==> flow/design.v <==
module tpumac
 #(parameter BITS_AB=8,
   parameter BITS_C=16)
  (
   input clk, rst_n, WrEn, en,
   input signed [BITS_AB-1:0] Ain,
   input signed [BITS_AB-1:0] Bin,
   input signed [BITS_C-1:0] Cin,
   output reg signed [BITS_AB-1:0] Aout,
   output reg signed [BITS_AB-1:0] Bout,
   output reg signed [BITS_C-1:0] Cout
  );
  reg signed [BITS_C-1:0] Mult;
  reg [BITS_C-1:0] Adder, CMux;
  assign Mult = Ain * Bin;
  assign Adder = Mult + Cout;
  assign CMux = WrEn ? Cin : Adder;
  always@(posedge clk, negedge rst_n) begin
	if (!rst_n) begin
		Aout <= '0;
		Bout <= '0;
		Cout <= '0;
	end
	else if (en) begin
		Aout <= Ain;
		Bout <= Bin;
		Cout <= CMux;
	end
  end
endmodule
Step by step through the tools: tpumac
What the tools print for tpumac, step after step.
Line numbers count from 1 in the design file above.
Operators: Yosys type, input widths -> output width; for muxes data width and select width s.
Library cell names are shortened.
{"block": "inputs", "design": "tpumac", "clk_port": "clk", "cell_library": "sky130hd", "lib_corner": "tt_025C_1v80"}

After elaboration
Counts by Yosys on the flattened word-level netlist (proc, flatten, opt, wreduce; memories kept). Register bits leave out memories and registers merged into their read ports (data or address); mux counts leave out enables and synchronous resets folded into registers. Print and check cells are left out. Cells with the same type and inputs are merged into one.
{"block": "bits", "ff_bits": 32}
{"block": "op_classes", "n_mux": 1, "n_addsub": 1, "multipliers": 1}
{"block": "op_table", "operator": "$mul 8x8->16", "count": 1}
{"block": "op_table", "operator": "$add 16x16->16", "count": 1}
{"block": "op_table", "operator": "$mux 16", "count": 1}

Depth
Depth = most cells in a row (Yosys ltp): at word level without a register or memory, in the mapped netlist without a sequential cell, where the memories' decode and read muxes count.
{"block": "logic_depth", "word_depth": 3, "ABC_AREA": 0, "mapped_depth": 18, "ltp_nobuf": 18}

After synthesis
Source: synth_stat.txt of the flow (Yosys; design flattened, memories mapped). It holds for the ABC_AREA given above (unset counts as 0); a run with the other value may have another netlist.
{"block": "synth_totals", "ff_cells": 32, "cells": 406, "mapped_area_um2": 4182.8}
{"block": "types", "cell_type": "fa_1", "count": 71}
{"block": "types", "cell_type": "dfrtp_1", "count": 32}
{"block": "types", "cell_type": "ha_1", "count": 37}
{"block": "types", "cell_type": "inv_1", "count": 74}
{"block": "types", "cell_type": "and2_1", "count": 32}
{"block": "types", "cell_type": "mux2_2", "count": 16}
{"block": "types", "cell_type": "xnor2_1", "count": 18}
{"block": "types", "cell_type": "nand2_1", "count": 26}
{"block": "types", "cell_type": "a21oi_1", "count": 17}
{"block": "types", "cell_type": "mux2i_1", "count": 8}
{"block": "types", "cell_type": "nor2_1", "count": 21}
{"block": "types", "cell_type": "a21o_1", "count": 5}
{"block": "types", "cell_type": "o21ai_0", "count": 6}
{"block": "types", "cell_type": "clkbuf_1", "count": 7}
{"block": "types", "cell_type": "nand2b_1", "count": 4}
{"block": "types", "cell_type": "o211ai_1", "count": 3}
{"block": "types", "cell_type": "o21bai_1", "count": 3}
{"block": "types", "cell_type": "o221ai_1", "count": 2}
Not listed: further types 15, cells in them 24.

Worst setup path after synthesis
Path of least setup slack by OpenSTA after synthesis, without wires, with an ideal clock, recovery checks aside; 20% of the period is set as input and as output delay. Where synthesis merged equal registers, the netlist keeps one of their names.
{"block": "synth_path", "path_type": "input to register", "startpoint": "in Bin[0]", "endpoint": "reg Cout[10]", "in_delay_ns": 1.040, "path_slack_ns": -0.357, "path_delay_ns": 4.517, "tclk_ns": 5.2, "t_arrival_ns": 5.426, "setup_ns": 0.131, "path_stages": 15, "required_ns": 5.069, "period_less_setup_slack_ns": 5.557}
"path_delay_ns" = arrival - input delay + setup time.
"path_stages": output pins that drive a net of the path, with the launching flip-flop's if there is one; two outputs of one cell count as two.
"period_less_setup_slack_ns" = period - worst setup slack (recovery checks aside). The figure is calculated, with input and output delays left at 20% of the set period.
Between the ends stands the longest chain of elaborated cells between them, by number of cells; it is not shown to be the way that was timed. Of several equally long chains one is given.
Each line given opens the expression or statement behind the cell; cells for indexed reads and writes are added by Yosys, which also makes memories of some case tables.
{"block": "synth_between", "path_cell_list": "clkbuf_1 -> and2_1 -> inv_1 -> fa_1 -> inv_1 -> fa_1 -> fa_1 -> fa_1 -> fa_1 -> ha_1 -> a21oi_2 -> o21bai_1 -> a21oi_1 -> nor4b_1 -> or3_1", "elab_chain_cells": 3}
{"block": "synth_rtl", "element": "start: declaration", "line": 7, "rtl": "input signed [BITS_AB-1:0] Bin,"}
{"block": "synth_rtl", "element": "$mul 8x8->16", "line": 15, "rtl": "assign Mult = Ain * Bin;"}
{"block": "synth_rtl", "element": "$add 16x16->16", "line": 16, "rtl": "assign Adder = Mult + Cout;"}
{"block": "synth_rtl", "element": "$mux 16", "line": 17, "rtl": "assign CMux = WrEn ? Cin : Adder;"}
{"block": "synth_rtl", "element": "end: assignment", "line": 22, "rtl": "Cout <= '0;"}
{"block": "synth_rtl", "element": "end: assignment", "line": 27, "rtl": "Cout <= CMux;"}
{"block": "synth_rtl", "element": "end: declaration", "line": 11, "rtl": "output reg signed [BITS_C-1:0] Cout"}

Worst path after layout
Path of least setup slack in the final report of flow run A (OpenROAD, finished layout, wires in). Where an end is a register, its clock arrival counts in the times.
{"block": "layout_path", "path_type": "input to register", "startpoint": "in Ain[1]", "endpoint": "reg Cout[10]", "required_ns": 5.38, "path_slack_ns": 0.17, "setup_ns": 0.11, "in_delay_ns": 1.04, "tclk_ns": 5.2, "path_stages": 19, "t_arrival_ns": 5.21}
Between the ends stands the longest chain of elaborated cells between them, by number of cells; it is not shown to be the way that was timed. Of several equally long chains one is given.
{"block": "layout_between", "path_cell_list": "dlygate4sd2_1 -> buf_4 -> buf_4 -> and2_1 -> ha_1 -> fa_1 -> ha_1 -> inv_1 -> fa_1 -> inv_1 -> ha_1 -> ha_2 -> fa_2 -> a21o_1 -> a21oi_2 -> o21bai_1 -> a21oi_2 -> nor4b_1 -> or3_1", "elab_chain_cells": 3}
{"block": "layout_rtl", "element": "start: declaration", "line": 6, "rtl": "input signed [BITS_AB-1:0] Ain,"}
{"block": "layout_rtl", "element": "$mul 8x8->16", "line": 15, "rtl": "assign Mult = Ain * Bin;"}
{"block": "layout_rtl", "element": "$add 16x16->16", "line": 16, "rtl": "assign Adder = Mult + Cout;"}
{"block": "layout_rtl", "element": "$mux 16", "line": 17, "rtl": "assign CMux = WrEn ? Cin : Adder;"}
{"block": "layout_rtl", "element": "end: assignment", "line": 22, "rtl": "Cout <= '0;"}
{"block": "layout_rtl", "element": "end: assignment", "line": 27, "rtl": "Cout <= CMux;"}
{"block": "layout_rtl", "element": "end: declaration", "line": 11, "rtl": "output reg signed [BITS_C-1:0] Cout"}

Add stored flow runs of tpumac

Stored flow runs of tpumac (6 of them; Yosys, OpenROAD, sky130hd). They differ in their settings and are not a sequence. Constraints: input delay and output delay 20% of the set period each, output load 0.01 pF.
"period_reached_ns" means the clock period less the worst setup slack. The figure is calculated, with input and output delays left at 20% of the set period.
By "worst_path_ns" is meant the share of the clock period that the worst setup path is allowed (20% is reserved at inputs, 20% at outputs), minus its slack. Clock arrival times at its registers enter into it.

{"run": "flow run A", "settings": { "CORE_MARGIN": 10, "PLACE_DENSITY_LB_ADDON": 0.12, "period_ns": 5.2, "CAP_MARGIN": 20, "CORE_UTILIZATION": 40, "SLEW_MARGIN": 20 }, "results": { "tns_setup_ns": 0.000, "layout_stdcell_area_um2": 5507.8, "final_hold_ws_ns": 0.508, "design.die.area_um2": 14947.5, "fin_ws_ns": 0.171, "worst_path_ns": 3.99, "critical_path_kind": "input to register", "period_reached_ns": 5.029, "utilization_pct": 53.6, "post_synth_area_um2": 4182.8 }}
{"run": "flow run B", "settings": { "CELL_PAD_IN_SITES_DETAIL_PLACEMENT": 1, "CELL_PAD_IN_SITES_GLOBAL_PLACEMENT": 1, "CORE_UTILIZATION": 69, "CTS_CLUSTER_DIAMETER": 246, "CTS_CLUSTER_SIZE": 66, "GPL_ROUTABILITY_DRIVEN": 1, "GPL_TIMING_DRIVEN": 0, "HOLD_SLACK_MARGIN": 0.24, "PLACE_DENSITY": 0.66, "SETUP_SLACK_MARGIN": 0.44, "TNS_END_PERCENT": 60, "period_ns": 3.67, "CAP_MARGIN": 20, "CORE_MARGIN": 2, "SLEW_MARGIN": 20 }, "outcome": "no final report: placement broke off with GPL-0301"}
{"run": "flow run C", "settings": { "CELL_PAD_IN_SITES_GLOBAL_PLACEMENT": 1, "CORE_UTILIZATION": 30, "CTS_CLUSTER_DIAMETER": 246, "PLACE_DENSITY": 0.77, "period_ns": 3.67, "CAP_MARGIN": 20, "CORE_MARGIN": 2, "SLEW_MARGIN": 20 }, "results": { "final_hold_ws_ns": 0.506, "worst_path_ns": 3.85, "critical_path_kind": "input to register", "period_reached_ns": 4.579, "post_synth_area_um2": 4182.8, "layout_stdcell_area_um2": 6127.1, "utilization_pct": 44.5, "design.die.area_um2": 14903.5, "tns_setup_ns": -7.266, "fin_ws_ns": -0.909 }}
{"run": "flow run D", "settings": { "ABC_AREA": 1, "CELL_PAD_IN_SITES_GLOBAL_PLACEMENT": 2, "CORE_ASPECT_RATIO": 0.52, "CORE_MARGIN": 10, "CTS_CLUSTER_DIAMETER": 124, "CTS_CLUSTER_SIZE": 34, "GPL_ROUTABILITY_DRIVEN": 1, "HOLD_SLACK_MARGIN": 0.19, "MIN_ROUTING_LAYER": "met2", "PLACE_DENSITY_LB_ADDON": 0.12, "SETUP_SLACK_MARGIN": 0.23, "TNS_END_PERCENT": 60, "period_ns": 6.01, "CAP_MARGIN": 20, "CORE_UTILIZATION": 40, "SLEW_MARGIN": 20 }, "results": { "final_hold_ws_ns": 0.470, "fin_ws_ns": 0.406, "tns_setup_ns": 0.000, "layout_stdcell_area_um2": 5751.8, "period_reached_ns": 5.604, "design.die.area_um2": 16033.2, "utilization_pct": 53.5, "worst_path_ns": 4.40, "critical_path_kind": "input to register", "post_synth_area_um2": 4470.5 }}
{"run": "flow run E", "settings": { "CORE_MARGIN": 10, "CTS_CLUSTER_SIZE": 40, "GPL_ROUTABILITY_DRIVEN": 0, "PLACE_DENSITY_LB_ADDON": 0.12, "TNS_END_PERCENT": 60, "period_ns": 5.2, "CAP_MARGIN": 20, "CORE_UTILIZATION": 40, "SLEW_MARGIN": 20 }, "results": { "worst_path_ns": 3.99, "critical_path_kind": "input to register", "fin_ws_ns": 0.171, "period_reached_ns": 5.029, "design.die.area_um2": 14947.5, "post_synth_area_um2": 4182.8, "layout_stdcell_area_um2": 5507.8, "final_hold_ws_ns": 0.508, "utilization_pct": 53.6, "tns_setup_ns": 0.000 }}
{"run": "flow run F", "settings": { "ABC_AREA": 0, "CELL_PAD_IN_SITES_DETAIL_PLACEMENT": 2, "CORE_ASPECT_RATIO": 1.07, "CORE_UTILIZATION": 19, "CTS_CLUSTER_DIAMETER": 203, "CTS_CLUSTER_SIZE": 63, "GPL_ROUTABILITY_DRIVEN": 0, "MIN_ROUTING_LAYER": "met1", "PLACE_DENSITY_LB_ADDON": 0.3, "period_ns": 7.16, "CAP_MARGIN": 20, "CORE_MARGIN": 2, "SLEW_MARGIN": 20 }, "results": { "utilization_pct": 24.5, "final_hold_ws_ns": 0.507, "post_synth_area_um2": 4182.8, "period_reached_ns": 6.147, "layout_stdcell_area_um2": 5347.6, "design.die.area_um2": 23218.1, "tns_setup_ns": 0.000, "worst_path_ns": 4.72, "critical_path_kind": "input to register", "fin_ws_ns": 1.013 }}
